==> flow/design.v <==
module sync_high (
    input wire clk,
    input wire n_rst,
    input wire async_in,
    output reg sync_out
);
reg meta;
always_ff @( posedge clk, negedge n_rst ) 
begin : RESET_HIGH_SYNCHRONIZER
    if(n_rst == 1'b0)
    begin
        meta <= 1'b1;
        sync_out <= 1'b1;
    end
    else
    begin
        meta <= async_in;
        sync_out <= meta;
    end
end
endmodule
module sync_low (
    input wire clk,
    input wire n_rst,
    input wire async_in,
    output reg sync_out
);
reg meta;
always_ff @( posedge clk, negedge n_rst ) 
begin : RESET_LOW_SYNCHRONIZER
    if(n_rst == 1'b0)
    begin
        meta <= 1'b0;
        sync_out <= 1'b0;
    end
    else
    begin
        meta <= async_in;
        sync_out <= meta;
    end
end
endmodule
module eop_detect
(
    input wire clk,
    input wire n_rst,
    input wire d_plus_sync,
    input wire d_minus_sync,
    input wire shift_enable,
    output reg eop
);
reg pmand;
reg nxt_eop;
always_comb begin: NXT_EOP
    if(shift_enable) begin
        nxt_eop = pmand;
    end
    else begin
        nxt_eop = eop;
    end
end
always_ff @(posedge clk, negedge n_rst) begin: REGISTER
    if(!n_rst) begin
        eop <= 1'b0;
    end
    else begin
        eop <= nxt_eop;
    end
end
assign pmand = ~(d_plus_sync | d_minus_sync);
endmodule
module decoder
(
    input wire clk,
    input wire n_rst,
    input wire d_plus_sync,
    input wire shift_enable,
    output reg d_orig
);
reg old_data;
reg new_data;
reg nxt_old;
reg nxt_new;
always_comb begin : NEXT_VALUE
    nxt_old = old_data;
    nxt_new = new_data;
    if(shift_enable) begin
       nxt_new = d_plus_sync;
       nxt_old = new_data; 
    end
end
always_ff @(posedge clk, negedge n_rst) begin
    if(!n_rst) begin
       new_data <= 1'b1;
       old_data <= 1'b1; 
    end
    else begin
        new_data <= nxt_new;
        old_data <= nxt_old; 
    end
end
assign d_orig = ~(new_data ^ old_data);
endmodule
module edge_detector
(
    input wire clk,
    input wire n_rst,
    input wire d_plus_sync,
    output reg d_edge
);
reg old_d_plus;
always_ff @(posedge clk, negedge n_rst) begin
    if(!n_rst) begin
        old_d_plus <= 1'b1;
    end
    else begin
        old_d_plus <= d_plus_sync;
    end
end
assign d_edge = (old_d_plus & (!d_plus_sync)) | ((!old_d_plus) & d_plus_sync);
endmodule
module flex_counter_rx #(
    NUM_CNT_BITS = 4
) (
    input reg clk,
    input reg n_rst,
    input reg clear,
    input reg count_enable,
    input reg [NUM_CNT_BITS-1:0] rollover_val,
    output reg [NUM_CNT_BITS-1:0] count_out,
    output reg rollover_flag
);
reg [NUM_CNT_BITS-1:0] next_output;
reg next_rollover_flag;
always_ff @(posedge clk, negedge n_rst) 
begin : OUTPUT
    if(n_rst == 0)  
    begin
        count_out <= 0;
        rollover_flag <= 0;
    end
    else
    begin
        count_out <= next_output;
        rollover_flag <= next_rollover_flag;
    end
end
always_comb 
begin : NEXT_STATE
    if(clear == 1)
    begin
      next_output = 0;
      next_rollover_flag = 0;
    end
    else if(count_enable == 1'b1)
    begin
        if(count_out == rollover_val)
        begin
            next_output = 1;
            next_rollover_flag = 0;
        end
        else if(count_out == rollover_val-1)
        begin
            next_output = count_out + 1;
            next_rollover_flag = 1;
        end
        else
        begin
            next_output = count_out + 1;
            next_rollover_flag = 0;
        end
    end
    else
    begin
        next_output = count_out;
        next_rollover_flag = rollover_flag;
    end
end
endmodule
module timer
(
    input wire clk,
    input wire n_rst,
    input wire d_edge,
    input wire disable_timer,
    output reg shift_enable,
    output reg byte_received
);
typedef enum logic [1:0] { STROBE_CLEAR, COUNT_TO_4, COUNT_TO_8 } statetype1;
typedef enum logic [2:0] { BYTE_IDLE, BYTE_CLEAR, BYTE_WAIT_ONE_BIT, BYTE_COUNT, BYTE_RESET } statetype2;
statetype1 state1;
statetype1 nxt_state1;
statetype2 state2;
statetype2 nxt_state2;
reg strobe_clear;
reg strobe_enable;
reg [3:0] strobe_rollovervalue;
reg [3:0] strobe_count;
reg shift_enable1;
reg byte_disable;
reg byte_enable;
reg byte_clear;
reg [3:0] byte_rollovervalue;
reg [3:0] byte_count;
always_comb begin: SHIFT_ENABLE_NEXT_STATE
    nxt_state1 = state1;
    case(state1)
        STROBE_CLEAR: begin
            nxt_state1 = COUNT_TO_4;
        end
        COUNT_TO_4: begin
            if(shift_enable)
                nxt_state1 = COUNT_TO_8;
        end
        COUNT_TO_8: begin
            if(d_edge)
                nxt_state1 = COUNT_TO_4;
        end
    endcase
end
always_ff @(posedge clk, negedge n_rst) begin: SHIFT_ENABLE_REGISTER
    if(!n_rst) begin
        state1 <= STROBE_CLEAR;
    end
    else begin
        state1 <= nxt_state1;
    end
end
always_comb begin:  SHIFT_ENABLE_OUTPUT_LOGIC
    strobe_clear = 1'b0;
    strobe_enable = 1'b0;
    strobe_rollovervalue = '0;
    case(state1)
        STROBE_CLEAR: begin
            strobe_clear = 1'b1;
        end
        COUNT_TO_4: begin
            strobe_enable = 1'b1;
            strobe_rollovervalue = 4'd1;
        end
        COUNT_TO_8: begin
            strobe_enable = 1'b1;
            strobe_rollovervalue = 4'd8;
        end
    endcase
    if(d_edge)
        strobe_clear = 1'b1;
end
flex_counter_rx
CORE1(
    .clk(clk),
    .n_rst(n_rst),
    .clear(strobe_clear),
    .count_enable(strobe_enable),
    .rollover_val(strobe_rollovervalue),
    .count_out(strobe_count),
    .rollover_flag(shift_enable1)
);
always_comb begin: SHIFT_ENABLE
    if(d_edge)
        shift_enable = 1'b0;
    else
        shift_enable = shift_enable1;
end
always_comb begin: BYTE_RECEIVED_NEXT_STATE
    nxt_state2 = state2;
    case(state2)
        BYTE_IDLE: begin
            if(d_edge)
                nxt_state2 = BYTE_CLEAR;
        end
        BYTE_CLEAR: begin
            nxt_state2 = BYTE_WAIT_ONE_BIT;
        end
        BYTE_WAIT_ONE_BIT: begin
            if(shift_enable)
                nxt_state2 = BYTE_COUNT;
        end
        BYTE_COUNT: begin
            if(disable_timer)
                nxt_state2 = BYTE_IDLE;
            else if(byte_received)
                nxt_state2 = BYTE_RESET;
        end
        BYTE_RESET: begin
            nxt_state2 = BYTE_COUNT;
        end
    endcase
end
always_ff @(posedge clk, negedge n_rst) begin: BYTE_RECEIVED_REGISTER
    if(!n_rst) begin
        state2 <= BYTE_IDLE;
    end
    else begin
        state2 <= nxt_state2;
    end
end
always_comb begin:  BYTE_RECEIVED_OUTPUT_LOGIC
    byte_disable = 1'b0;
    byte_clear = 1'b0;
    byte_rollovervalue = '0;
    case(state2)
        BYTE_IDLE: begin
            byte_disable = 1'b1;
        end
        BYTE_CLEAR: begin
            byte_clear = 1'b1;
        end
        BYTE_WAIT_ONE_BIT: begin
            byte_disable = 1'b1;
        end
        BYTE_COUNT: begin
            byte_rollovervalue = 4'd8;
        end
        BYTE_RESET: begin
            byte_clear = 1'b1;
        end
    endcase
end
always_comb begin: BYTE_TIMER_ENABLE_LOGIC
    byte_enable = 1'b0;
    if(byte_disable)
        byte_enable = 1'b0;
    else if(shift_enable)
        byte_enable = 1'b1;
end
flex_counter_rx
CORE2(
    .clk(clk),
    .n_rst(n_rst),
    .clear(byte_clear),
    .count_enable(byte_enable),
    .rollover_val(byte_rollovervalue),
    .count_out(byte_count),
    .rollover_flag(byte_received)
);
endmodule
module rcu
(
    input wire clk,
    input wire n_rst,
    input wire d_edge,
    input wire shift_enable,
    input wire byte_received,
    input wire [7:0] p_out,
    input wire [7:0] old_2_byte,
    input wire [7:0] new_2_byte,
    input wire eop,
    input wire done_2,
    input wire done_64,
    output reg disable_timer,
    output reg rcving,
    output reg flush,
    output reg r_error,
    output reg store_pid,
    output reg load_buf,
    output reg w_enable,
    output reg ready
);
typedef enum logic [4:0] { IDLE, EIDLE, RESET, READING_SYNC, CHECKING_SYNC, READ_PID, CHECKSTORE_PID,
                            READ_DATA, RECEIVED_DATA, STORE_DATA, WAIT_FOR_EOP, READ_ADRESS, RECEIVED_ADRESS,
                            ADRESS_DONE, ADRESS_CHECK, ADRESS_CORRECT, WAIT, EOP1, ERROR, ERROR_EOP1  
                            } statetype;
statetype state;
statetype nxt_state;
always_comb begin: NEXT_STATE
    nxt_state = state;
    case(state)
        IDLE: begin
            if(d_edge)
                nxt_state = RESET;
        end
        EIDLE: begin
            if(d_edge)
                nxt_state = RESET;
        end
        RESET: begin
            nxt_state = READING_SYNC;
        end
        READING_SYNC: begin
            if(byte_received)
                nxt_state = CHECKING_SYNC;
        end
        CHECKING_SYNC: begin
            if(p_out == 8'b10000000)
                nxt_state = READ_PID;
            else
                nxt_state = ERROR;
        end
        READ_PID: begin
            if(byte_received)
                nxt_state = CHECKSTORE_PID;
        end
        CHECKSTORE_PID: begin
            if((p_out == 8'b11010010) || (p_out == 8'b01011010) || (p_out == 8'b00011110))
                nxt_state = WAIT;
            else if((p_out == 8'b11100001) || (p_out == 8'b01101001))
                nxt_state = READ_ADRESS;
            else if((p_out == 8'b11000011) || (p_out == 8'b01001011))
                nxt_state = READ_DATA;
            else
                nxt_state = ERROR;
        end
        WAIT: begin
            if(eop && shift_enable)
                nxt_state = EOP1;
        end
        READ_ADRESS: begin
            if(byte_received)
                nxt_state = RECEIVED_ADRESS;
            else if(eop && shift_enable)
                nxt_state = ERROR_EOP1;
        end
        RECEIVED_ADRESS: begin
            nxt_state = ADRESS_DONE;
        end
        ADRESS_DONE: begin
            if(!done_2)
                nxt_state = READ_ADRESS;
            else
                nxt_state = ADRESS_CHECK;
        end
        ADRESS_CHECK: begin
            if((old_2_byte[6:0] == 7'b0000001) && ({new_2_byte[2:0], old_2_byte[7]} == 4'b0001))
                nxt_state = ADRESS_CORRECT;
            else
                nxt_state = ERROR;
        end
        ADRESS_CORRECT: begin
            if(eop && shift_enable)
                nxt_state = EOP1;
        end
        READ_DATA: begin
            if(byte_received)
                nxt_state = RECEIVED_DATA;
            else if(eop && shift_enable)
                nxt_state = ERROR_EOP1;
        end
        RECEIVED_DATA: begin
            if(!done_2)
                nxt_state = WAIT_FOR_EOP;
            else
                nxt_state = STORE_DATA;
        end
        STORE_DATA: begin
            if(!done_64)
                nxt_state = WAIT_FOR_EOP;
            else
                nxt_state = ERROR;
        end
        WAIT_FOR_EOP: begin
            if(!eop && shift_enable)
                nxt_state = READ_DATA;
            else if(eop && shift_enable && done_2)
                nxt_state = EOP1;
            else if(eop && shift_enable && !done_2)
                nxt_state = ERROR_EOP1;
        end
        EOP1: begin
            if(eop && shift_enable)
                nxt_state = IDLE;
        end
        ERROR: begin
            if(eop && shift_enable)
                nxt_state = ERROR_EOP1;
        end
        ERROR_EOP1: begin
            if(eop && shift_enable)
                nxt_state = EIDLE;
        end
    endcase
end
always_ff @(posedge clk, negedge n_rst) begin: STATE_REGISTER
    if(!n_rst)
        state <= IDLE;
    else
        state <= nxt_state;
end
always_comb begin: OUTPUT_LOGIC
    disable_timer = 1'b0;
    rcving = 1'b0;
    flush = 1'b0;
    r_error = 1'b0;
    store_pid = 1'b0;
    load_buf = 1'b0;
    w_enable = 1'b0;
    ready = 1'b0;
    case(state)
        IDLE: begin
            disable_timer = 1'b1;
        end
        EIDLE: begin
            r_error = 1'b1;
            disable_timer = 1'b1;
        end
        RESET: begin
            rcving = 1'b1;
            flush = 1'b1;
        end
        READING_SYNC: begin
            rcving = 1'b1;
        end
        CHECKING_SYNC: begin
            rcving = 1'b1;
        end
        READ_PID: begin
            rcving = 1'b1;
        end
        CHECKSTORE_PID: begin
            rcving = 1'b1;
            store_pid = 1'b1;
        end
        WAIT: begin
            rcving = 1'b1;
        end
        READ_ADRESS: begin
            rcving = 1'b1;
        end
        RECEIVED_ADRESS: begin
            rcving = 1'b1;
            load_buf = 1'b1;
        end
        ADRESS_DONE: begin
            rcving = 1'b1;
        end
        ADRESS_CHECK: begin
            rcving = 1'b1;
        end
        ADRESS_CORRECT: begin
            rcving = 1'b1;
        end
        READ_DATA: begin
            rcving = 1'b1;
        end
        RECEIVED_DATA: begin
            rcving = 1'b1;
            load_buf = 1'b1;
        end
        STORE_DATA: begin
            rcving = 1'b1;
            w_enable = 1'b1;
            ready = 1'b1;
        end
        WAIT_FOR_EOP: begin
            rcving = 1'b1;
        end
        ERROR: begin
            r_error = 1'b1;
            rcving = 1'b1;
        end
        ERROR_EOP1: begin
            r_error = 1'b1;
        end
    endcase
end
endmodule
module flex_stp_sr # (
    NUM_BITS = 4,
    SHIFT_MSB = 1
) (
    input wire clk,
    input wire n_rst,
    input wire shift_enable,
    input wire serial_in,
    output reg [NUM_BITS-1:0] parallel_out
);
reg [NUM_BITS-1:0] next_output;
always_ff @(posedge clk, negedge n_rst) 
begin : SHIFT_REG_FLIPFLOP
    if(n_rst == 0)
    begin
        parallel_out <= '1;
    end
    else
    begin
        parallel_out <= next_output;
    end
end
always_comb begin : NEXT_OUTPUT
    if(shift_enable)
    begin
        if(SHIFT_MSB)
        begin
            next_output = { parallel_out [NUM_BITS-2:0], serial_in};
        end
        else
        begin
            next_output = {serial_in,  parallel_out[NUM_BITS-1:1]};
        end
    end
    else
    begin
        next_output = parallel_out;
    end
end
endmodule
module stp_sr_8_lsb
(
  input wire clk,
  input wire n_rst,
  input wire d_orig,
  input wire shift_enable,
  output wire [7:0] p_out 
);
  flex_stp_sr #(
    .SHIFT_MSB(0),
    .NUM_BITS(8)
    )
  CORE(
    .clk(clk),
    .n_rst(n_rst),
    .serial_in(d_orig),
    .shift_enable(shift_enable),
    .parallel_out(p_out)
  );
endmodule
module rx_data_ready_reg
(
    input wire clk,
    input wire n_rst,
    input wire ready,
    input wire [6:0] buffer_occupancy,
    output reg rx_data_ready
);
typedef enum logic  { RIDLE, READY } statetype;
statetype nxt_state;
statetype state;
always_comb begin: NEXT_STATE_LOGIC
    nxt_state = state;
    case(state)
        RIDLE: begin
            if(ready)
                nxt_state = READY;
        end
        READY: begin
            if(buffer_occupancy == '0)
                nxt_state = RIDLE;
        end
    endcase
end
always_comb begin: OUTPUT_LOGIC
    rx_data_ready = 0;
    if(state == READY)
        rx_data_ready = 1;
end
always_ff @(posedge clk, negedge n_rst) begin : REGISTER
    if(!n_rst)
    begin
        state <= RIDLE;
    end
    else
    begin
        state <= nxt_state;
    end
end
endmodule
module rx_packet_reg
(
    input wire clk,
    input wire n_rst,
    input wire store_pid,
    input wire [7:0] p_out,
    output reg [3:0] rx_packet
);
reg [3:0] nxt_rx_packet;
always_comb begin : NXT_RX_PACKET
    nxt_rx_packet = rx_packet;
    if(store_pid) begin
        case (p_out)
        8'b11100001: begin  
            nxt_rx_packet = 4'b0001;
        end
        8'b01101001: begin  
            nxt_rx_packet = 4'b1001;
        end
        8'b11000011: begin  
            nxt_rx_packet = 4'b0011;
        end
        8'b01001011: begin  
            nxt_rx_packet = 4'b1011;
        end
        8'b11010010: begin  
            nxt_rx_packet = 4'b0010;
        end
        8'b01011010: begin  
            nxt_rx_packet = 4'b1010;
        end
        8'b00011110: begin  
            nxt_rx_packet = 4'b1110;
        end  
        endcase
    end
end
always_ff @(posedge clk, negedge n_rst) begin : REGISTER
    if(!n_rst)
    begin
        rx_packet <= '0;
    end
    else
    begin
        rx_packet <= nxt_rx_packet;
    end
end
endmodule
module store_2_byte_buffer
(
    input wire clk,
    input wire n_rst,
    input wire load_buf,
    input wire flush,
    input wire [7:0] p_out,
    output reg [7:0] new_2_byte,
    output reg [7:0] old_2_byte,
    output reg [7:0] rcv_data
);
reg [7:0] nxt_new_2_byte;
reg [7:0] nxt_old_2_byte;
reg [7:0] nxt_rcv_data;
always_comb begin: NXT_VALUE
    nxt_new_2_byte = new_2_byte;
    nxt_old_2_byte = old_2_byte;
    nxt_rcv_data = rcv_data;
    if(flush) begin
        nxt_new_2_byte = '0;
        nxt_old_2_byte = '0;
        nxt_rcv_data = '0;
    end
    else if(load_buf) begin
        nxt_new_2_byte = p_out;
        nxt_old_2_byte = new_2_byte;
        nxt_rcv_data = old_2_byte;
    end
end
always_ff @(posedge clk, negedge n_rst) begin: REGISTER
    if(!n_rst) begin
        new_2_byte <= '0;
        old_2_byte <= '0;
        rcv_data <= '0;
    end
    else begin
        new_2_byte <= nxt_new_2_byte;
        old_2_byte <= nxt_old_2_byte;
        rcv_data <= nxt_rcv_data;
    end
end
endmodule
module count_to_2
(
    input wire clk,
    input wire n_rst,
    input wire flush, 
    input wire load_buf,
    output reg done_2
);
reg [1:0] count;
reg [1:0] nxt_count;
always_comb begin: NEXT_COUNT
    nxt_count = count;
    if(flush)
        nxt_count = '0;
    else if(load_buf) begin
        if(count == 2'b10)
            nxt_count = count;
        else
            nxt_count = count + 1;
    end
end
always_ff @(posedge clk, negedge n_rst) begin: REGISTER
    if(!n_rst)
        count <= '0;
    else
        count <= nxt_count;
end
always_comb begin: OUTPUT_LOGIC
    if(count == 2'b10)
        done_2 = 1'b1;
    else
        done_2 = 1'b0;
end
endmodule
module count_to_64
(
    input wire clk,
    input wire n_rst,
    input wire flush,
    input wire w_enable,
    output reg done_64
);
reg [6:0] count;
reg [6:0] nxt_count;
always_comb begin: NEXT_COUNT
    nxt_count = count;
    if(flush)
        nxt_count = '0;
    else if(w_enable) begin
        if(count == 7'd64)
            nxt_count = count;
        else
            nxt_count = count + 1;
    end
end
always_ff @(posedge clk, negedge n_rst) begin: REGISTER
    if(!n_rst)
        count <= '0;
    else
        count <= nxt_count;
end
always_comb begin: OUTPUT_LOGIC
    if(count == 7'd64)
        done_64 = 1'b1;
    else
        done_64 = 1'b0;
end
endmodule
module rcv_block
(
    input wire clk,
    input wire n_rst,
    input wire d_plus,
    input wire d_minus,
    input wire [6:0] buffer_occupancy,
    output reg rx_error,
    output reg rx_transfer_active,
    output reg flush,
    output reg rx_data_ready,
    output reg [3:0] rx_packet,
    output reg w_enable,
    output reg [7:0] rcv_data
);
reg d_plus_sync;
reg d_minus_sync;
reg eop;
reg shift_enable;
reg byte_received;
reg d_orig;
reg d_edge;
reg disable_timer;
reg [7:0] p_out;
reg [7:0] new_2_byte;
reg [7:0] old_2_byte;
reg done_2;
reg done_64;
reg store_pid;
reg load_buf;
reg ready;
sync_high SYNC_HIGH(
    .clk(clk),
    .n_rst(n_rst),
    .async_in(d_plus),
    .sync_out(d_plus_sync)
);
sync_low SYNC_LOW(
    .clk(clk),
    .n_rst(n_rst),
    .async_in(d_minus),
    .sync_out(d_minus_sync)
);
eop_detect EOP_DETECTOR(
    .clk(clk),
    .n_rst(n_rst),
    .d_plus_sync(d_plus_sync),
    .d_minus_sync(d_minus_sync),
    .shift_enable(shift_enable),
    .eop(eop)
);
decoder DECODER(
    .clk(clk),
    .n_rst(n_rst),
    .d_plus_sync(d_plus_sync),
    .shift_enable(shift_enable),
    .d_orig(d_orig)
);
edge_detector EDGE_DETECTOR(
    .clk(clk),
    .n_rst(n_rst),
    .d_plus_sync(d_plus_sync),
    .d_edge(d_edge)
);
timer TIMER(
    .clk(clk),
    .n_rst(n_rst),
    .d_edge(d_edge),
    .disable_timer(disable_timer),
    .shift_enable(shift_enable),
    .byte_received(byte_received)
);
rcu RCU(
    .clk(clk),
    .n_rst(n_rst),
    .d_edge(d_edge),
    .shift_enable(shift_enable),
    .byte_received(byte_received),
    .p_out(p_out),
    .old_2_byte(old_2_byte),
    .new_2_byte(new_2_byte),
    .eop(eop),
    .done_2(done_2),
    .done_64(done_64),
    .disable_timer(disable_timer),
    .rcving(rx_transfer_active),
    .flush(flush),
    .r_error(rx_error),
    .store_pid(store_pid),
    .load_buf(load_buf),
    .w_enable(w_enable),
    .ready(ready)
);
stp_sr_8_lsb SHIFT_REGISTER(
    .clk(clk),
    .n_rst(n_rst),
    .d_orig(d_orig),
    .shift_enable(shift_enable),
    .p_out(p_out)
);
rx_data_ready_reg READY(
    .clk(clk),
    .n_rst(n_rst),
    .ready(ready),
    .buffer_occupancy(buffer_occupancy),
    .rx_data_ready(rx_data_ready)
);
rx_packet_reg PACKET(
    .clk(clk),
    .n_rst(n_rst),
    .store_pid(store_pid),
    .p_out(p_out),
    .rx_packet(rx_packet)
);
store_2_byte_buffer STORE_2_BYTE(
    .clk(clk),
    .n_rst(n_rst),
    .load_buf(load_buf),
    .flush(flush),
    .p_out(p_out),
    .new_2_byte(new_2_byte),
    .old_2_byte(old_2_byte),
    .rcv_data(rcv_data)
);
count_to_2 COUNT_TO_2(
    .clk(clk),
    .n_rst(n_rst),
    .flush(flush),
    .load_buf(load_buf),
    .done_2(done_2)
);
count_to_64 COUNT_TO_64(
    .clk(clk),
    .n_rst(n_rst),
    .flush(flush),
    .w_enable(w_enable),
    .done_64(done_64)
);
endmodule
module flex_counter #(
    parameter NUM_CNT_BITS = 4
)
(
    input logic clk,
    input logic n_rst,
    input logic clear,
    input logic count_enable,
    input logic [NUM_CNT_BITS - 1:0] rollover_val,
    output logic [NUM_CNT_BITS - 1:0] count_out,
    output logic rollover_flag
);
logic [NUM_CNT_BITS - 1:0] count_next;
logic rollover_flag_next;
always_ff @( posedge clk, negedge n_rst ) begin
    if (!n_rst) begin
        count_out <= '0;
        rollover_flag <= '0;
    end
    else begin
        count_out <= count_next;
        rollover_flag <= rollover_flag_next;
    end
end
always_comb begin
    if(clear) begin
        count_next = '0;
    end
    else if (count_enable) begin
        if (rollover_val == count_out) begin
            count_next = 4'b1;               
        end
        else begin
            count_next = count_out + 1;
        end
    end
    else begin
        count_next = count_out;
    end
    if (clear) begin
        rollover_flag_next = 0;
    end
    else if (rollover_val == count_next) begin
        rollover_flag_next = 1;  
    end          
    else begin
        rollover_flag_next = 0;
    end
end
endmodule
module flex_pts_sr #(
    parameter NUM_BITS = 4,
    parameter SHIFT_MSB = 1
) (
    input logic clk,
    input logic n_rst,
    input logic shift_enable,
    input logic load_enable,
    input logic [NUM_BITS - 1:0] parallel_in,
    output logic serial_out
);
    logic [NUM_BITS - 1:0] next_parallel_out;
    logic [NUM_BITS - 1:0] parallel_out;
    always_ff @( posedge clk, negedge n_rst ) begin
        if(!n_rst) begin
            parallel_out <= '1;
        end
        else begin
            parallel_out <= next_parallel_out;
        end
    end
    always_comb begin
        if (load_enable) begin
            next_parallel_out = parallel_in;
        end
        else if (shift_enable) begin
            if (SHIFT_MSB) begin
                next_parallel_out = {parallel_out[NUM_BITS - 2:0], 1'b1};
            end
            else begin
                next_parallel_out = {1'b1, parallel_out[NUM_BITS - 1:1]};
            end
        end
        else begin
            next_parallel_out = parallel_out;
        end
    end
    always_comb begin
        if(!n_rst) begin
            serial_out = '1;
        end
        else begin
            if (SHIFT_MSB) begin
                serial_out = parallel_out[NUM_BITS - 1];
            end
            else begin
                serial_out = parallel_out[0];
            end
        end
    end
endmodule
module pts_sr_8_lsb
(
  input logic clk,
  input logic n_rst,
  input logic strobe,
  input logic strobe_middle,
  input logic [7:0] d_par,
  input logic pts_load_enable,
  input logic pts_shift_enable,
  output logic d_orig 
);
  flex_pts_sr #(
    .NUM_BITS(8),
    .SHIFT_MSB(0)
  )
  CORE(
    .clk(clk),
    .n_rst(n_rst),
    .parallel_in(d_par),
    .load_enable(pts_load_enable),
    .shift_enable(strobe),
    .serial_out(d_orig)
  );
endmodule
module packet_selecter (
    input logic sync_start,
    input logic pid_start,
    input logic [7:0] tx_packet_data,
    input logic [3:0] tx_packet,
    input logic crc_start,
    output logic [7:0] d_par
);
always_comb begin : selecter
    d_par = tx_packet_data;
    if (pid_start) begin
        case (tx_packet)
            4'b0001: begin
                d_par = 8'b11100001;
            end
            4'b1001: begin
                d_par = 8'b01101001;
            end
            4'b0010: begin
                d_par = 8'b11010010;
            end
            4'b1010: begin
                d_par = 8'b01011010;
            end
            4'b1110: begin
                d_par = 8'b00011110;
            end
            4'b0011: begin
                d_par = 8'b11000011;
            end
        endcase
    end
    if (sync_start) begin
        d_par = 8'b10000000;
    end
    if (crc_start) begin
        d_par = 8'b00000000;
    end
end
endmodule
module encoder (
    input logic clk,
    input logic strobe_middle,
    input logic strobe,
    input logic n_rst,
    input logic d_orig,
    output logic d_encoded
);
logic next_d_encoded;
always_ff @( posedge clk, negedge n_rst ) begin
    if (!n_rst) begin
        d_encoded <= '1;
    end
    else begin
        d_encoded <= next_d_encoded;
    end
end
always_comb begin
    if(strobe_middle) begin
        if (d_orig) begin
            next_d_encoded = d_encoded;       
        end
        else begin
            next_d_encoded = !d_encoded;        
        end
    end
    else begin
        next_d_encoded = d_encoded;  
    end
end
endmodule
module d_plus_selecter (
    input logic d_encoded,
    input logic eop,
    input logic idle,
    output logic d_plus_out
);
always_comb begin
    if (eop) begin
        d_plus_out = 0;
    end
    else if (idle) begin
        d_plus_out = 1;
    end
    else begin
        d_plus_out = d_encoded;
    end
end
endmodule
module d_minus_selecter (
    input logic d_encoded,
    input logic eop,
    input logic idle,
    output logic d_minus_out
);
always_comb begin
    if (eop) begin
        d_minus_out = 0;
    end
    else if (idle) begin
        d_minus_out = 0;
    end
    else begin
        d_minus_out = !d_encoded;
    end
end
endmodule
module timer_transmit(
  input logic clk,
  input logic n_rst,
  input logic timer_enable,
  input logic timer_clear,
  input logic tx_transfer_active,
  output logic byte_transmitted,
  output logic strobe,
  output logic strobe_middle
);
logic rollover_flag_8;
logic rollover_flag_9;
logic timer1_enable;
logic timer2_enable;
logic timer_inner_clear;
logic [3:0] count_out_bit;
typedef enum bit [3:0] { IDLE, CT8_1, CT8_1_CLEAR, CT8_2, CT8_2_CLEAR, CT9, CT9_CLEAR } stateType;
stateType state;
stateType next_state;
always_ff @( posedge clk, negedge n_rst ) begin
    if (!n_rst) begin
        state <= IDLE;
    end
    else begin
        state <= next_state;
    end
end
assign byte_transmitted = (rollover_flag_8 || rollover_flag_9);
always_comb begin : NXT_LOGIC
    next_state = state;
      case (state)
          IDLE: begin
              next_state = CT8_1;
          end
          CT8_1: begin
              if (rollover_flag_8) begin
                  next_state = CT8_1_CLEAR;
              end
          end
          CT8_1_CLEAR: begin
            next_state = CT8_2;
          end
          CT8_2: begin
              if (rollover_flag_8) begin
                  next_state = CT8_2_CLEAR;
              end
          end
          CT8_2_CLEAR: begin
            next_state = CT9;
          end
          CT9: begin
              if (rollover_flag_9) begin
                  next_state = CT9_CLEAR;
              end
          end
          CT9_CLEAR: begin
            next_state = CT8_1;
          end
      endcase
end
always_comb begin : OUTPUT
  timer1_enable = 0;
  timer2_enable = 0;
  timer_inner_clear = 0;
  case (state)
      CT8_1: begin
          timer1_enable = 1;
      end
      CT8_1_CLEAR: begin
          timer_inner_clear = 1;
      end
      CT8_2: begin
          timer1_enable = 1;
      end
      CT8_2_CLEAR: begin
          timer_inner_clear = 1;
      end
      CT9: begin
          timer2_enable = 1;
      end
      CT9_CLEAR: begin
          timer_inner_clear = 1;
      end
  endcase
end
assign strobe_middle = tx_transfer_active ? (count_out_bit == 4'd4) : 0;
flex_counter #(
  .NUM_CNT_BITS(4)
) bit_counter_bit(
  .clk(clk),
  .n_rst(n_rst),
  .clear(timer_clear),
  .count_enable(timer1_enable || timer2_enable),
  .rollover_val(4'd8),
  .count_out(count_out_bit),
  .rollover_flag(strobe)
);
flex_counter #(
  .NUM_CNT_BITS(4)
) bit_counter_byte_8(
  .clk(clk),
  .n_rst(n_rst),
  .clear(timer_clear || timer_inner_clear),
  .count_enable(timer1_enable && strobe),
  .rollover_val(4'd8),
  .count_out(),
  .rollover_flag(rollover_flag_8)
);
flex_counter #(
  .NUM_CNT_BITS(4)
) bit_counter_byte_9(
  .clk(clk),
  .n_rst(n_rst),
  .clear(timer_clear || timer_inner_clear),
  .count_enable(timer2_enable && strobe),
  .rollover_val(4'd9),
  .count_out(),
  .rollover_flag(rollover_flag_9)
);
endmodule
module tmu (
    input logic clk,
    input logic n_rst,
    input logic strobe,
    input logic byte_transmitted,
    input logic [6:0] buffer_occupancy,
    input logic [3:0] tx_packet,
    output logic get_tx_packet_data,
    output logic tx_transfer_active,
    output logic tx_error,
    output logic timer_enable,
    output logic pid_start,
    output logic sync_start,
    output logic idle,
    output logic pts_load_enable,
    output logic pts_shift_enable,
    output logic timer_clear,
    output logic eop,
    output logic crc_start
);
    typedef enum bit [4:0] { IDLE, SYNC_load, SYNC, PID_load, PID, DATA_load, DATA, DATA_check, CRC_load_1, CRC_1, CRC_load_2, CRC_2, EOP_1, EOP_2, ERROR, IDLE_d_1, IDLE_d_2, IDLE_d_3} stateType;
    stateType state;
    stateType next_state;
    always_ff @( posedge clk, negedge n_rst ) begin
        if (!n_rst) begin
            state <= IDLE;
        end
        else begin
            state <= next_state;
        end
    end
    always_comb begin : NXT_LOGIC
    next_state = state;
        case (state)
            IDLE: begin
                if (tx_packet != 0) begin
                    if ((tx_packet == 4'b0011) && (!buffer_occupancy)) begin
                        next_state = ERROR;
                    end                    
                    else begin
                        next_state = SYNC_load; 
                    end 
                end
            end
            SYNC_load: begin
                next_state = SYNC;
            end
            SYNC: begin
                if (byte_transmitted) begin
                    next_state = PID_load;  
                end
            end
            PID_load: begin
                next_state = PID;
            end
            PID: begin
                if (byte_transmitted) begin
                    if ((tx_packet == 4'b0011) || (tx_packet == 4'b1011)) begin
                        next_state = DATA_load;
                    end
                    else if ((tx_packet == 4'b0001) || (tx_packet == 4'b1001)) begin
                        next_state = CRC_load_1;
                    end
                    else begin
                        next_state = EOP_1;
                    end
                end
            end
            DATA_load: begin
                next_state = DATA;
            end
            DATA: begin
                if (byte_transmitted) begin
                    next_state = DATA_check;
                end
            end
            DATA_check: begin
                if (buffer_occupancy) begin
                    next_state = DATA_load;
                end
                else begin
                    next_state = CRC_load_1;
                end
            end
            CRC_load_1: begin
                next_state = CRC_1;
            end
            CRC_1: begin
                if (byte_transmitted) begin
                    next_state = CRC_load_2;
                end
            end
            CRC_load_2: begin
                next_state = CRC_2;
            end
            CRC_2: begin
                if (byte_transmitted) begin
                    next_state = EOP_1;
                end
            end
            EOP_1: begin
                if (strobe) begin
                    next_state = EOP_2;
                end
            end
            EOP_2: begin
                if (strobe) begin
                    next_state = IDLE_d_1;
                end
            end
            IDLE_d_1: begin
                next_state = IDLE_d_2;
            end
            IDLE_d_2: begin
                next_state = IDLE_d_3;
            end
            IDLE_d_3: begin
                next_state = IDLE;
            end
            ERROR: begin
                if (byte_transmitted) begin
                    next_state = IDLE;
                end
            end
        endcase
    end
    always_comb begin : OUTPUT
        timer_enable = 0;
        timer_clear = 0;
        sync_start = 0;
        pid_start = 0;
        get_tx_packet_data = 0;
        tx_error = 0;
        eop = 0;
        tx_transfer_active = 0;
        pts_load_enable = 0;
        pts_shift_enable = 0;
        idle = 0;
        crc_start = 0;
        case (state)
            IDLE: begin
                timer_clear = 1;
                idle = 1;
            end
            SYNC_load: begin
                tx_transfer_active = 1;
                pts_load_enable = 1;
                sync_start = 1;
            end
            SYNC: begin
                timer_enable = 1;
                tx_transfer_active = 1;
                pts_shift_enable = 1;
            end
            PID_load: begin
                tx_transfer_active = 1;
                pts_load_enable = 1;
                pid_start = 1;
            end
            PID: begin
                timer_enable = 1;
                tx_transfer_active = 1;
                pts_shift_enable = 1;
            end
            DATA_load: begin
                tx_transfer_active = 1;
                pts_load_enable = 1;
            end
            DATA: begin
                tx_transfer_active = 1;
                pts_shift_enable = 1;
                timer_enable = 1;
            end
            DATA_check: begin
                get_tx_packet_data = 1;
                tx_transfer_active = 1;
            end
            CRC_load_1: begin
                tx_transfer_active = 1;
                pts_load_enable = 1;
                crc_start = 1;
            end
            CRC_1: begin
                timer_enable = 1;
                tx_transfer_active = 1;
                pts_shift_enable = 1;
            end
            CRC_load_2: begin
                tx_transfer_active = 1;
                pts_load_enable = 1;
                crc_start = 1;
            end
            CRC_2: begin
                timer_enable = 1;
                tx_transfer_active = 1;
                pts_shift_enable = 1;
            end
            EOP_1: begin
                eop = 1;
                tx_transfer_active = 1;
            end
            EOP_2: begin
                eop = 1;
                tx_transfer_active = 1;
            end
            ERROR: begin
                tx_error = 1;
                tx_transfer_active = 1;
                pts_load_enable = 1;
            end
            IDLE_d_1: begin
                idle = 1;
            end
            IDLE_d_2: begin
                idle = 1;
            end
            IDLE_d_3: begin
                idle = 1;
            end
        endcase
    end
endmodule
module usb_transmitter (
  input logic clk,
  input logic n_rst,
  input logic [6:0] buffer_occupancy,
  input logic [3:0] tx_packet,
  input logic [7:0] tx_packet_data,
  output logic get_tx_packet_data,
  output logic tx_transfer_active,
  output logic tx_error,
  output logic d_plus_out,
  output logic d_minus_out
);
  logic [7:0] d_par;
  logic d_orig;
  logic d_encoded;
  logic eop;
  logic timer_clear;
  logic timer_enable;
  logic byte_transmitted;
  logic strobe;
  logic sync_start;
  logic pid_start;
  logic idle;
  logic pts_load_enable;
  logic pts_shift_enable;
  logic crc_start;
  logic strobe_middle;
  packet_selecter packet_selecter (
    .sync_start(sync_start),
    .pid_start(pid_start),
    .tx_packet_data(tx_packet_data),
    .tx_packet(tx_packet),
    .d_par(d_par),
    .crc_start(crc_start)
  );
  pts_sr_8_lsb pts_sr_8_lsb (
    .clk(clk),
    .n_rst(n_rst),
    .strobe(strobe),
    .strobe_middle(strobe_middle),
    .pts_load_enable(pts_load_enable),
    .pts_shift_enable(pts_shift_enable),
    .d_par(d_par),
    .d_orig(d_orig)
  );
  encoder encoder (
    .clk(clk),
    .strobe(strobe),
    .strobe_middle(strobe_middle),
    .n_rst(n_rst),
    .d_orig(d_orig),
    .d_encoded(d_encoded)
  );
  d_plus_selecter d_plus_selecter (
    .eop(eop),
    .d_encoded(d_encoded),
    .d_plus_out(d_plus_out),
    .idle(idle)
  );
  d_minus_selecter d_minus_selecter (
    .eop(eop),
    .d_encoded(d_encoded),
    .d_minus_out(d_minus_out),
    .idle(idle)
  );
  timer_transmit timer(
    .clk(clk),
    .n_rst(n_rst),
    .timer_enable(timer_enable),
    .timer_clear(timer_clear),
    .tx_transfer_active(tx_transfer_active),
    .byte_transmitted(byte_transmitted),
    .strobe(strobe),
    .strobe_middle(strobe_middle)
  );
  tmu tmu(
    .clk(clk),
    .n_rst(n_rst),
    .byte_transmitted(byte_transmitted),
    .pts_load_enable(pts_load_enable),
    .pts_shift_enable(pts_shift_enable),
    .strobe(strobe),
    .buffer_occupancy(buffer_occupancy),
    .sync_start(sync_start),
    .pid_start(pid_start),
    .timer_enable(timer_enable),
    .timer_clear(timer_clear),
    .get_tx_packet_data(get_tx_packet_data),
    .tx_transfer_active(tx_transfer_active),
    .tx_error(tx_error),
    .eop(eop),
    .tx_packet(tx_packet),
    .idle(idle),
    .crc_start(crc_start)
  );
endmodule
module get_ptr_controller (
    input logic clk,
    input logic n_rst,
    input logic clr,
    input logic get_rx_data,
    input logic get_tx_packet_data,
    input logic [6:0] buffer_occupancy,
    output logic [6:0] get_ptr
);
    logic [6:0] next_get_ptr;
    always_ff @( posedge clk, negedge n_rst ) begin
        if (!n_rst) begin
            get_ptr <= 0;
        end
        else begin
            get_ptr <= next_get_ptr;
        end
    end
    always_comb begin
        if (clr) begin
            next_get_ptr = 0;
        end
        else if ((get_rx_data || get_tx_packet_data) && (get_ptr < 64) && (buffer_occupancy)) begin
            next_get_ptr = get_ptr + 1;
        end
        else begin
            next_get_ptr = get_ptr;
        end
    end
endmodule
module store_ptr_controller (
    input logic clk,
    input logic n_rst,
    input logic clr,
    input logic store_rx_packet_data,
    input logic store_tx_data,
    input logic [6:0] buffer_occupancy,
    output logic [6:0] store_ptr
);
    logic [6:0] next_store_ptr;
    always_ff @( posedge clk, negedge n_rst ) begin
        if (!n_rst) begin
            store_ptr <= 0;
        end
        else begin
            store_ptr <= next_store_ptr;
        end
    end
    always_comb begin
        if (clr) begin
            next_store_ptr = 0;
        end
        else if ((store_tx_data || store_rx_packet_data) && (store_ptr < 64)) begin
            next_store_ptr = store_ptr + 1;
        end
        else begin
            next_store_ptr = store_ptr;
        end
    end
endmodule
module fifo_ram (
    input logic clk,
    input logic n_rst,
    input logic [7:0] tx_data,
    input logic [7:0] rx_packet_data,
    input logic [6:0] store_ptr,
    input logic [6:0] get_ptr,
    input logic store_rx_packet_data,
    input logic store_tx_data,
    output logic [6:0] buffer_occupancy,
    output logic [7:0] tx_packet_data,
    output logic [7:0] rx_data
);
logic [7:0] FIFO_reg [63:0];
logic [7:0] next_FIFO_reg [63:0];
logic [6:0] buffer_count;
genvar i;
generate
    for (i = 0; i < 64; i++)
        always_ff @( posedge clk, negedge n_rst ) begin
            if (!n_rst) begin
                FIFO_reg[i] <= 0;
            end
            else begin
                FIFO_reg[i] <= next_FIFO_reg[i];
            end 
        end
endgenerate
generate
    for(i = 0; i< 64; i++)
        always_comb begin
            if ((store_rx_packet_data || store_tx_data) && (store_ptr[5:0] == i)) begin
                if (store_tx_data) begin
                    next_FIFO_reg[i] = tx_data;
                end
                else begin
                    next_FIFO_reg[i] = rx_packet_data;
                end
            end
            else begin
                next_FIFO_reg[i] = FIFO_reg[i];
            end
        end
endgenerate
always_comb begin
    rx_data = FIFO_reg[get_ptr[5:0]];
    tx_packet_data = FIFO_reg[get_ptr[5:0]];
    buffer_count = store_ptr - get_ptr;
    if (buffer_count == 64 || buffer_count == -64) begin
        buffer_occupancy = 64;
    end
    else begin
        buffer_occupancy = buffer_count % 64;
    end
end
endmodule
module buffer (
    input logic clk,
    input logic n_rst,
    input logic store_tx_data,
    input logic store_rx_packet_data,
    input logic get_rx_data,
    input logic get_tx_packet_data,
    input logic [7:0] tx_data,
    input logic [7:0] rx_packet_data,
    input logic clear,
    input logic flush,
    output logic [6:0] buffer_occupancy,
    output logic [7:0] rx_data,
    output logic [7:0] tx_packet_data
);
logic [6:0] store_ptr;
logic [6:0] get_ptr;
logic clr;
assign clr = (flush || clear);
store_ptr_controller store_ptr_controller (
    .clk(clk),
    .n_rst(n_rst),
    .clr(clr),
    .store_rx_packet_data(store_rx_packet_data),
    .store_tx_data(store_tx_data),
    .store_ptr(store_ptr),
    .buffer_occupancy(buffer_occupancy)
);
get_ptr_controller get_ptr_controller (
    .clk(clk),
    .n_rst(n_rst),
    .clr(clr),
    .get_rx_data(get_rx_data),
    .get_tx_packet_data(get_tx_packet_data),
    .get_ptr(get_ptr),
    .buffer_occupancy(buffer_occupancy)
);
fifo_ram fifo_ram (
    .clk(clk),
    .n_rst(n_rst),
    .tx_data(tx_data),
    .rx_packet_data(rx_packet_data),
    .store_ptr(store_ptr),
    .get_ptr(get_ptr),
    .store_rx_packet_data(store_rx_packet_data),
    .store_tx_data(store_tx_data),
    .buffer_occupancy(buffer_occupancy),
    .tx_packet_data(tx_packet_data),
    .rx_data(rx_data)
);
endmodule
module ahb_slave
(
  input logic clk,
  input logic n_rst,
  input  logic hsel,
  input  logic [3:0] haddr,
  input  logic [1:0] htrans,
  input  logic [1:0] hsize,
  input  logic hwrite,
  input  logic [31:0] hwdata,
  output logic [31:0] hrdata,
  output logic hresp,
  output logic hready,
  input  logic [3:0] rx_packet,
  input  logic rx_data_ready,
  input  logic rx_transfer_active,
  input  logic rx_error,
  output logic dmode,
  input  logic [6:0] buffer_occupancy,
  input  logic [7:0] rx_data,
  output logic get_rx_data,
  output logic store_tx_data,
  output logic [7:0] tx_data,
  output logic clear,
  output logic [3:0] tx_packet,
  input logic tx_transfer_active,
  input logic tx_error
);
  localparam OUT   = 4'b0001;  
  localparam IN    = 4'b1001;  
  localparam DATA0 = 4'b0011;  
  localparam DATA1 = 4'b1011;  
  localparam ACK   = 4'b0010;  
  localparam NAK   = 4'b1010;  
  localparam STALL = 4'b1110;  
  logic [13:0] [7:0] slavedata, next_slavedata;
  logic [31:0] next_hrdata;
  logic [3:0]  next_haddr;
  logic [3:0] next_address;
  logic [3:0] addr;
  logic next_hwrite;
  logic next_hsize;
  logic read, write;
  logic next_read, next_write;
  typedef enum {DATA_IDLE, READ, DATA_WRITE, BYTE1, BYTE2, BYTE3, BYTE4} stateTYPE;
  stateTYPE data_state, next_data_state;
  typedef enum {IDLE, WRITE, CHECK, CLEAR} state;
  state tx_state, next_state_tx;
  state flush_state, next_state_flush;
  assign hready = (hresp) ? 1'b0: 1'b1;
  always_comb begin : D_MODE
    dmode = 1'b0;
    if (rx_transfer_active) begin
      dmode = 1'b1;
    end
  end
  always_comb begin : FLUSH_BUFFER_CONTROL_REGISTER
      next_state_flush = flush_state;
      case (flush_state)
          IDLE: begin
            if (haddr == 13 && hwrite && hsel && !hresp) begin 
              next_state_flush = WRITE;
            end
          end
          WRITE: begin
            next_state_flush = CHECK;
          end
          CHECK: begin
            if (buffer_occupancy == '0) begin
              next_state_flush = CLEAR;
            end
          end
          CLEAR: begin 
            next_state_flush = IDLE;
          end
      endcase
  end
  assign clear = slavedata[13][0];
  always_comb begin : TX_PACKET_CONTROL_REGISTER
      next_state_tx = tx_state;
      case (tx_state)
          IDLE  : if (hsel && hwrite && !hresp && haddr == 12) next_state_tx = WRITE;
          WRITE : if (tx_transfer_active) next_state_tx = CHECK;
          CHECK: if (!tx_transfer_active) next_state_tx = CLEAR;
          CLEAR : next_state_tx = IDLE;
      endcase
  end
  always_comb begin : TX_PACKET_OUTPUT
    tx_packet = 0;
    if(slavedata[12] == 1) begin  
      tx_packet = DATA0;
    end else if(slavedata[12] == 2) begin
      tx_packet = ACK;
    end else if(slavedata[12] == 3) begin
      tx_packet = NAK;
    end else if(slavedata[12] == 4) begin
      tx_packet = STALL; 
    end else begin
      tx_packet = '0;
    end
  end
    always_comb begin : DB_STATE
      next_data_state = data_state;
      next_read = read;
      next_write = write;
      case (data_state)
        DATA_IDLE : begin 
          if (next_slavedata[10][0]) begin
            next_data_state = READ;
          end else if (!hresp && hsel && hwrite && (next_address == 0)) begin
            next_data_state = DATA_WRITE;
          end
        end
        DATA_WRITE : begin
          next_data_state = BYTE1;
          next_write = 1;
        end
        READ  : begin
          next_data_state = BYTE1;
          next_read = 1;
        end
        BYTE1 : begin 
            next_data_state = (slavedata[11][0]) ? DATA_IDLE:BYTE2;
            next_read = (slavedata[11][0])? 0:read;
            next_write = (slavedata[11][0])? 0:write;
        end
        BYTE2 : begin 
            next_data_state = (slavedata[11][1]) ? DATA_IDLE:BYTE3;
            next_read = (slavedata[11][1])? 0:read;
            next_write = (slavedata[11][1])? 0:write;
        end
        BYTE3 : next_data_state = BYTE4;
        BYTE4 : begin 
            next_data_state = DATA_IDLE;
            next_read = 0;
            next_write = 0;
        end
        default: next_data_state = DATA_IDLE;
      endcase
    end
  always_comb begin : WRITE_DATA_OUTPUT
    tx_data       = '0;
    store_tx_data = '0;
    if (write)
      store_tx_data = 1'b1;
    if(write) begin
      case (data_state)
        BYTE1 : tx_data = slavedata[0];
        BYTE2 : tx_data = slavedata[1];
        BYTE3 : tx_data = slavedata[2];
        BYTE4 : tx_data = slavedata[3];
      endcase
    end
  end
  assign get_rx_data = read;
  always_comb begin : ADDRESS_MAPPING
    hresp = 0;
    next_address = addr;
    if (hsel) begin
      if ((hwrite && (haddr < 10) && (haddr > 3)) || (haddr > 13) || (hsize == 3))  
        hresp = 1; 
      else
        case (hsize)
          2'd0 : next_address = haddr;  
          2'd1 : next_address = haddr & ~2'd1;  
          2'd2 : next_address = haddr & ~2'd3;  
        endcase
    end
  end
  always_comb begin : RECEIVE_DATA  
    next_hrdata = hrdata;
    if (hsel && !hwrite && !hresp) begin  
      if ((!hwrite && next_hwrite) && (next_haddr == haddr))  
        next_hrdata = hwdata;  
      else begin
        case (hsize)
          0: begin  
            case (haddr[1:0])
              2'd0: next_hrdata = {24'd0, slavedata[next_address]};
              2'd1: next_hrdata = {16'd0, slavedata[next_address],  8'd0};
              2'd2: next_hrdata = { 8'd0, slavedata[next_address], 16'd0};
              2'd3: next_hrdata = {slavedata[next_address], 24'd0};
            endcase
          end 
          1: begin  
            case (haddr[1:0])
              2'd0, 2'd1: next_hrdata = {16'd0, slavedata[next_address + 4'd1], slavedata[next_address]};
              2'd2, 2'd3: next_hrdata = {slavedata[next_address + 4'd1], slavedata[next_address], 16'd0};
            endcase
          end
          2: begin
          next_hrdata = {(next_address < 4'd12) ? slavedata[next_address + 4'd3] : 8'h00,
                         (next_address < 4'd12) ? slavedata[next_address + 4'd2] : 8'h00,
                         slavedata[next_address + 4'd1], slavedata[next_address]};  
          end
        endcase
      end
    end
  end
  always_comb begin : WRITE_FROM_AHB
    next_slavedata[8]  = {1'b0,buffer_occupancy};  
    next_slavedata[13:9] = slavedata[13:9];  
    if (tx_state == CLEAR) begin 
      next_slavedata[12] = '0; 
    end
    if (flush_state == CLEAR) begin
      next_slavedata[13] = '0;  
    end
    next_slavedata[7:6] = '0;  
    if (rx_error) begin
      next_slavedata[6] = 1;
    end
    if (tx_error) begin
      next_slavedata[7] = 1;
    end
    next_slavedata[5:4] = '0;  
    if (rx_transfer_active) begin
      next_slavedata[5][0] = 1'b1;
    end
    if (tx_transfer_active) begin
      next_slavedata[5][1] = 1'b1;
    end
    if (rx_data_ready) begin
      next_slavedata[4][0] = 1'b1;
    end
    case (rx_packet)
      IN: begin
        next_slavedata[4][1] = 1'b1;
      end
      OUT: begin
        next_slavedata[4][2] = 1'b1;
      end
      ACK: begin
        next_slavedata[4][3] = 1'b1;
      end
      NAK: begin
        next_slavedata[4][4] = 1'b1;
      end
    endcase
  next_slavedata[3:0]= slavedata[3:0];  
    if(write)begin
      case (data_state)
        DATA_WRITE, BYTE1, BYTE2, BYTE3: next_slavedata[9] = 8'h1;
        BYTE4: next_slavedata[9] = 8'h0;
      endcase
    end
    if (data_state == DATA_WRITE)
      next_slavedata[3:0] = hwdata;
    if(read) begin
    case (data_state)
      BYTE1 : begin
        next_slavedata[0] = rx_data;
        if (slavedata[11][0]) begin
          next_slavedata[10] = '0;
        end
      end
      BYTE2 : 
      begin
        next_slavedata[1] = rx_data;
        if (slavedata[11][1]) begin
          next_slavedata[10] = '0;
        end
      end
      BYTE3 : next_slavedata[2] = rx_data;
      BYTE4 : 
        begin 
          next_slavedata[3] = rx_data;
          next_slavedata[10] = '0;
        end
    endcase
    end
    if (hsel && (htrans != 2'b00)) begin
      case (hsize)
        0 : next_slavedata[11] = 1;
        1 : next_slavedata[11] = 2;
        2 : next_slavedata[11] = 4;
      endcase
    end
    if (hsel & next_hwrite && (addr > 9)) begin  
      case (next_hsize)
        0: begin
          case (addr[1:0])
            2'd0 : next_slavedata[addr] = hwdata[7:0];
            2'd1 : next_slavedata[addr] = hwdata[15:8];
            2'd2 : next_slavedata[addr] = hwdata[23:16];
            2'd3 : next_slavedata[addr] = hwdata[31:24];
          endcase
        end 
        1: begin
          case (addr[1:0])
            2'd0, 2'd1: begin
              if (addr < 4'd13) next_slavedata[addr + 4'd1] = hwdata[15:8];
              next_slavedata[addr] = hwdata[7:0];
            end
            2'd2: begin
              next_slavedata[addr + 4'd1] = hwdata[31:24];
              next_slavedata[addr] = hwdata[23:16];
            end
          endcase
        end
        2: begin
          {next_slavedata[addr+3],next_slavedata[addr+2],next_slavedata[addr+1],next_slavedata[addr]} = hwdata;
        end
      endcase
    end
  end
  always_ff @( posedge clk, negedge n_rst ) begin : FLIP_FLOPS_FOR_ALL
      if (!n_rst) begin
        tx_state <= IDLE;
        flush_state <= IDLE;
        data_state <= DATA_IDLE;
        slavedata <= '0;
        read  <= '0;
        write <= '0;
        addr <= '0;
        hrdata <= '0;
        next_haddr  <= '0;
        next_hwrite <= '0;
        next_hsize <= '0;
      end else begin
        data_state <= next_data_state;
        tx_state <= next_state_tx;
        flush_state <= next_state_flush;
        slavedata <= next_slavedata;
        read  <= next_read;
        write <= next_write;
        addr <= next_address;
        hrdata <= next_hrdata;
        next_haddr  <= haddr;
        next_hwrite <= hwrite;
        next_hsize <= hsize;
      end
  end
endmodule
module usb_top_level(
    input logic clk,
    input logic n_rst,
    input logic hsel,
    input logic [3:0] haddr,
    input logic [1:0] htrans,
    input logic  [1:0] hsize,
    input logic hwrite,
    input logic [31:0] hwdata,
    output logic [31:0] hrdata,
    output logic hresp,
    output logic hready,
    output logic d_mode,
    input logic d_plus_in,
    input logic d_minus_in,
    output logic d_plus_out,
    output logic d_minus_out,
    output logic [6:0] buffer_occupancy,
    output logic get_rx_data,
    output logic [3:0] tx_packet,
    output logic tx_transfer_active
);
logic [3:0] rx_packet;
logic rx_data_ready;
logic rx_transfer_active;
logic rx_error;
logic store_rx_packet_data;
logic [7:0] rx_packet_data;
logic flush;
logic [7:0] rx_data;
logic store_tx_data;
logic [7:0] tx_data;
logic clear;
logic tx_error;
logic get_tx_packet_data;
logic [7:0] tx_packet_data;
ahb_slave AHB_SLAVE(
    .clk(clk),
    .n_rst(n_rst),
    .hsel(hsel),
    .hwrite(hwrite),
    .hsize(hsize),
    .haddr(haddr),
    .htrans(htrans),
    .hwdata(hwdata),
    .hrdata(hrdata),
    .hresp(hresp),
    .hready(hready),
    .dmode(d_mode),
    .rx_packet(rx_packet),
    .rx_data_ready(rx_data_ready),
    .rx_transfer_active(rx_transfer_active),
    .rx_error(rx_error),
    .buffer_occupancy(buffer_occupancy),
    .rx_data(rx_data),
    .get_rx_data(get_rx_data),
    .store_tx_data(store_tx_data),
    .tx_data(tx_data),
    .clear(clear),
    .tx_packet(tx_packet),
    .tx_transfer_active(tx_transfer_active),
    .tx_error(tx_error)
);
buffer BUFFER(
    .clk(clk),
    .n_rst(n_rst),
    .store_tx_data(store_tx_data),
    .store_rx_packet_data(store_rx_packet_data),
    .get_rx_data(get_rx_data),
    .get_tx_packet_data(get_tx_packet_data),
    .tx_data(tx_data),
    .rx_packet_data(rx_packet_data),
    .clear(clear),
    .flush(flush),
    .buffer_occupancy(buffer_occupancy),
    .rx_data(rx_data),
    .tx_packet_data(tx_packet_data)
);
usb_transmitter TRANSMITTER(
    .clk(clk),
    .n_rst(n_rst),
    .buffer_occupancy(buffer_occupancy),
    .tx_packet(tx_packet),
    .tx_packet_data(tx_packet_data),
    .get_tx_packet_data(get_tx_packet_data),
    .tx_transfer_active(tx_transfer_active),
    .tx_error(tx_error),
    .d_plus_out(d_plus_out),
    .d_minus_out(d_minus_out)
);
rcv_block RECEIVER(
    .clk(clk),
    .n_rst(n_rst),
    .d_plus(d_plus_in),
    .d_minus(d_minus_in),
    .buffer_occupancy(buffer_occupancy),
    .rx_error(rx_error),
    .rx_transfer_active(rx_transfer_active),
    .flush(flush),
    .rx_data_ready(rx_data_ready),
    .rx_packet(rx_packet),
    .w_enable(store_rx_packet_data),
    .rcv_data(rx_packet_data)
);
endmodule
# == Tool chain data of usb_top_level ==
# What the tools print for usb_top_level, step after step.
# Lines are those of the file above, counted from 1.
# Operators carry their Yosys type and port widths (W data, S select, Z words).
# Library cell names are shortened.
# Not given: -
# design
top_module,usb_top_level
clock_port,clk
library,sky130hd
corner,tt_025C_1v80

# == Word-level counts ==
# Source: Yosys, flattened and elaborated. Widths are those after wreduce. Registers that Yosys merges into a memory's read port (data or address) are not register bits. Print and check cells do not count. Equal cells are merged and count once.
# Yosys's memory passes give these memory sizes; they may raise the number of words (mostly to a power of two), join words into wider ones and drop unused or constant bits.
# word_totals
mem_count,2
register_bits,885
mem_bits_ro,640
input_bits,46
word_cells,930
# op_classes
n_mux,304
n_addsub,16
compare,8
n_reduce_logical,178
n_eq,297
bitwise,11
n_shift,4
# memory_table
memory,size,word_bits,rd,wr,line_no,rtl
(no name shown),32,12,1,0,1445,case (state)
(no name shown),32,8,1,0,488,case(state)
# op_table
operator,n
$mux W8,138
$pmux W8 S64,1
$pmux W112 S4,1
$pmux W112 S2,2
$eq A6 B6 Y1 const B,64
$pmux W32 S4,3
$shiftx A112 B32 Y8,3
$mux W32,10
$mux W112,2
$eq A32 B2 Y1 const B,6
$eq A6 B5 Y1 const B,32
$pmux W5 S18,2
$eq A29 B4 Y1 const B,6
$logic_not A32 Y1,5
$pmux W32 S5,1
$mux W5,27
$eq A29 B3 Y1 const B,4
$shiftx A112 B8 Y8,1
$mux W4,28
$eq A32 B1 Y1 const B,3
$eq A32 B3 Y1 const B,3
$eq A6 B4 Y1 const B,16
$pmux W32 S3,1
$logic_and A1 B1 Y1,91
$eq A5 B4 Y1 const B,16
$eq A4 B32 Y1,2
$pmux W32 S2,1
$eq A29 B2 Y1 const B,2
# Not listed: further kinds 88, cells in them 347.

# == Longest topological paths ==
# Longest topological path by Yosys (ltp), each cell counted once; first at word level (registers and memories cut), then after technology mapping (sequential cells cut; the memories' decode and read muxes count).
# logic_depth
word_depth,14
abc_area,0
ltp_mapped,14
depth_no_buf,12

# == After synthesis ==
# Yosys stat after the flow's synthesis: flattened, memories mapped to cells. It holds for the ABC_AREA given above (unset counts as 0); a run with the other value may have another netlist.
# The area totals of this step are shown rounded.
# by_type
type,n
dfrtp_1,782
a21oi_1,548
nand3_1,487
nor2_1,554
nand2_1,472
o21ai_0,282
mux2i_1,117
clkbuf_1,302
nand4_1,131
dfstp_2,27
mux2_2,35
a211oi_1,51
ha_1,29
a32oi_1,38
nor3_1,57
inv_1,75
a22oi_1,36
nor4_1,37
# Other cell types: 76; their cells: 590.
# mapped
cells,4650
ffs,809
sequential_area_um2,20280
buffers,372
synth_area_um2,40710
# The figures by module come from a second, unflattened synthesis with its own total; it is not the netlist above.
# hier_totals
hier_cells,4424
area_unflattened_um2,41620
# Each row is one instance without its submodules.
# modules
module,n_cells,instances,mod_area_um2
fifo_ram,2313,1,22090
ahb_slave,1239,1,11320
flex_counter #(NUM_CNT_BITS=4),51,3,416.6
rcu,143,1,1033
store_2_byte_buffer,77,1,989.7
flex_counter_rx,41,2,379.1
tmu,89,1,625.6
count_to_64,45,1,431.7
get_ptr_controller,38,1,390.4
flex_pts_sr,35,1,382.9
store_ptr_controller,33,1,350.3
flex_stp_sr,17,1,341.6
timer,30,1,327.8
rx_packet_reg,28,1,302.8
# Modules not listed: 18.

# == Timing after synthesis ==
# OpenSTA on the mapped netlist: ideal clock, no wires. The path of least setup slack (recovery checks aside). Input and output delay are each 20% of the period. Register names are those of the netlist, which keeps one name where synthesis merged equal registers.
# synth_timing
kind,register -> output
startpoint,reg BUFFER.store_ptr_controller.store_ptr[0]
endpoint,out buffer_occupancy[1]
t_first_pin_ps,0
path_slack_ps,5188
period_ps,10000
output_delay_ps,2000
arrival_time_ps,2812
required_ps,8000
delay_ps,2812
stages,11
n_path_buf,0
synth_period_reached_ps,4812
# "delay_ps" is the arrival time less input delay plus setup time.
# At an output port there is no setup time.
# "stages" counts driving pins, that of a launching flip-flop among them; a cell with two outputs on the path counts twice.
# "synth_period_reached_ps" is the clock period less the worst setup slack; recovery checks do not enter. This is arithmetic on one report: input and output delays are still those of the set period (20% each).
# Between the ends stands the longest chain of elaborated cells between them, by number of cells; it is not shown to be the way that was timed. Of several equally long chains one is given.
# A line is the first line of the expression or statement that the cell stems from. Yosys adds cells for indexed reads and writes and turns some case tables into memories.
# synth_between
path_cell_list,dfrtp_1 -> inv_1 -> ha_1 -> inv_1 -> fa_1 -> a21o_1 -> a21oi_1 -> xnor2_1 -> nor4_1 -> nor3b_1 -> nor2b_1
elab_chain_cells,3
cone_cells,3
cone_lines,2
classes_between,add/sub (1); eq/ne (1); mux (1)
# synth_rtl
element,line_no,rtl
start: declaration,1661,output logic [6:0] store_ptr
start: assignment,1666,store_ptr <= 0;
start: assignment,1669,store_ptr <= next_store_ptr;
$sub A7 B7 Y7,1731,buffer_count = store_ptr - get_ptr;
$eq A7 B7 Y1,1732,if (buffer_count == 64 || buffer_count == -64) begin
$mux W7,1732,
end: declaration,2142,"output logic [6:0] buffer_occupancy,"

# == Path in the finished layout ==
# Path of least setup slack in the final report of run 3 (OpenROAD, finished layout, wires in). Where an end is a register, its clock arrival counts in the times.
# The report prints the path's times to 10 ps; the period is as set.
# layout_timing
kind,register -> output
startpoint,reg BUFFER.store_ptr_controller.store_ptr[0]
endpoint,out buffer_occupancy[1]
path_slack_ps,650
n_path_buf,1
t_first_pin_ps,680
period_ps,5410
output_delay_ps,1080
arrival_time_ps,3670
stages,13
required_ps,4330
# Between the ends stands the longest chain of elaborated cells between them, by number of cells; it is not shown to be the way that was timed. Of several equally long chains one is given.
# layout_between
path_cell_list,dfrtp_1 -> inv_1 -> ha_1 -> inv_1 -> fa_1 -> a21o_1 -> a21oi_2 -> o21ai_0 -> a21oi_1 -> xnor2_1 -> nor3b_4 -> nor2b_1 -> clkdlybuf4s50_1
elab_chain_cells,3
cone_cells,3
cone_lines,2
classes_between,add/sub (1); eq/ne (1); mux (1)
# layout_rtl
element,line_no,rtl
start: declaration,1661,output logic [6:0] store_ptr
start: assignment,1666,store_ptr <= 0;
start: assignment,1669,store_ptr <= next_store_ptr;
$sub A7 B7 Y7,1731,buffer_count = store_ptr - get_ptr;
$eq A7 B7 Y1,1732,if (buffer_count == 64 || buffer_count == -64) begin
$mux W7,1732,
end: declaration,2142,"output logic [6:0] buffer_occupancy,"

Appendix: measured runs

Measured results for usb_top_level: 3 stored runs of the Yosys and OpenROAD flow on sky130hd. The settings differ; the order carries no meaning. The constraints put input and output delay at 20% of the set period each and load the outputs with 0.01 pF.
By "timing.achieved_period_ps" is meant the clock period of the run minus its worst setup slack. This is arithmetic on one report: input and output delays are still those of the set period (20% each).
By "critical_path_time_ps" is meant the share of the clock period that the worst setup path is allowed (20% is reserved at inputs, 20% at outputs), minus its slack. Clock arrival times at its registers enter into it.
By "power_total_mw" is meant OpenSTA's value without simulated activity: inputs other than the clock are taken to toggle once in ten clock periods, and the tool carries that through the logic.
"critical_path_time_ps" is known to 10 ps.
The results are shown rounded.

Run 1, flow files:
==> flow/run.sh <==
#!/bin/bash
# the make line also repeats the synthesis and layout settings of config.mk as NAME=value (left out here)
make -C /OpenROAD-flow-scripts/flow DESIGN_CONFIG=/design/flow/config.mk WORK_HOME=/design/flow/orfs CLKGATE_MAP_FILE= finish
==> flow/config.mk <==
export PLATFORM = sky130hd
export DESIGN_NAME = usb_top_level
export DESIGN_NICKNAME = usb_top_level
export VERILOG_FILES = /design/flow/design.v
export SDC_FILE = /design/flow/constraint.sdc
export NUM_CORES = 4
export LEC_CHECK = 0
export ABC_AREA = 0
export CAP_MARGIN = 30
export CELL_PAD_IN_SITES_DETAIL_PLACEMENT = 0
export CELL_PAD_IN_SITES_GLOBAL_PLACEMENT = 3
export CORE_ASPECT_RATIO = 0.66
export CORE_MARGIN = 2
export CORE_UTILIZATION = 34
export CTS_CLUSTER_SIZE = 59
export GPL_ROUTABILITY_DRIVEN = 0
export GPL_TIMING_DRIVEN = 0
export HOLD_SLACK_MARGIN = -0.09
export MAX_ROUTING_LAYER = met5
export MIN_ROUTING_LAYER = met2
export PLACE_DENSITY = 0.51
export SETUP_SLACK_MARGIN = -0.49
export SLEW_MARGIN = 25
export TNS_END_PERCENT = 30
==> flow/constraint.sdc <==
create_clock -name core_clock -period 8.44 [get_ports {clk}]
set_input_delay 1.6880 -clock core_clock [delete_from_list [all_inputs] [get_ports {clk}]]
set_output_delay 1.6880 -clock core_clock [all_outputs]
set_load 0.01 [all_outputs]

Run 1: did not finish, routing stopped with GRT-0116

Run 2, flow files:
==> flow/run.sh <==
#!/bin/bash
# the make line also repeats the synthesis and layout settings of config.mk as NAME=value (left out here)
make -C /OpenROAD-flow-scripts/flow DESIGN_CONFIG=/design/flow/config.mk WORK_HOME=/design/flow/orfs CLKGATE_MAP_FILE= finish
==> flow/config.mk <==
export PLATFORM = sky130hd
export DESIGN_NAME = usb_top_level
export DESIGN_NICKNAME = usb_top_level
export VERILOG_FILES = /design/flow/design.v
export SDC_FILE = /design/flow/constraint.sdc
export NUM_CORES = 4
export LEC_CHECK = 0
export ABC_AREA = 0
export CAP_MARGIN = 30
export CELL_PAD_IN_SITES_DETAIL_PLACEMENT = 0
export CELL_PAD_IN_SITES_GLOBAL_PLACEMENT = 3
export CORE_ASPECT_RATIO = 0.66
export CORE_MARGIN = 2
export CORE_UTILIZATION = 34
export CTS_CLUSTER_SIZE = 59
export GPL_ROUTABILITY_DRIVEN = 1
export GPL_TIMING_DRIVEN = 0
export MAX_ROUTING_LAYER = met5
export MIN_ROUTING_LAYER = met2
export PLACE_DENSITY = 0.51
export SETUP_SLACK_MARGIN = -0.49
export SLEW_MARGIN = 25
export TNS_END_PERCENT = 30
==> flow/constraint.sdc <==
create_clock -name core_clock -period 8.44 [get_ports {clk}]
set_input_delay 1.6880 -clock core_clock [delete_from_list [all_inputs] [get_ports {clk}]]
set_output_delay 1.6880 -clock core_clock [all_outputs]
set_load 0.01 [all_outputs]

Run 2: did not finish, routing stopped with GRT-0116

Run 3, flow files:
==> flow/run.sh <==
#!/bin/bash
# the make line also repeats the synthesis and layout settings of config.mk as NAME=value (left out here)
make -C /OpenROAD-flow-scripts/flow DESIGN_CONFIG=/design/flow/config.mk WORK_HOME=/design/flow/orfs CLKGATE_MAP_FILE= finish
==> flow/config.mk <==
export PLATFORM = sky130hd
export DESIGN_NAME = usb_top_level
export DESIGN_NICKNAME = usb_top_level
export VERILOG_FILES = /design/flow/design.v
export SDC_FILE = /design/flow/constraint.sdc
export NUM_CORES = 4
export LEC_CHECK = 0
export CAP_MARGIN = 20
export CELL_PAD_IN_SITES_GLOBAL_PLACEMENT = 2
export CORE_MARGIN = 2
export CORE_UTILIZATION = 45
export CTS_CLUSTER_DIAMETER = 170
export GPL_ROUTABILITY_DRIVEN = 0
export MAX_ROUTING_LAYER = met4
export SETUP_SLACK_MARGIN = 0.55
export SLEW_MARGIN = 20
export TNS_END_PERCENT = 35
==> flow/constraint.sdc <==
create_clock -name core_clock -period 5.41 [get_ports {clk}]
set_input_delay 1.0820 -clock core_clock [delete_from_list [all_inputs] [get_ports {clk}]]
set_output_delay 1.0820 -clock core_clock [all_outputs]
set_load 0.01 [all_outputs]

==> results of run 3, as CSV <==
result,value
tns_ps,0
critical_path_time_ps,3670
worst_setup_path_type,"register -> output"
timing.achieved_period_ps,4756
setup_ws_ps,654
final_util_pct,52.2
final_stdcell_area_um2,46890
worst_hold_slack_ps,383
post_synth_area_um2,40710
die_footprint_um2,92890
power_total_mw,19.23
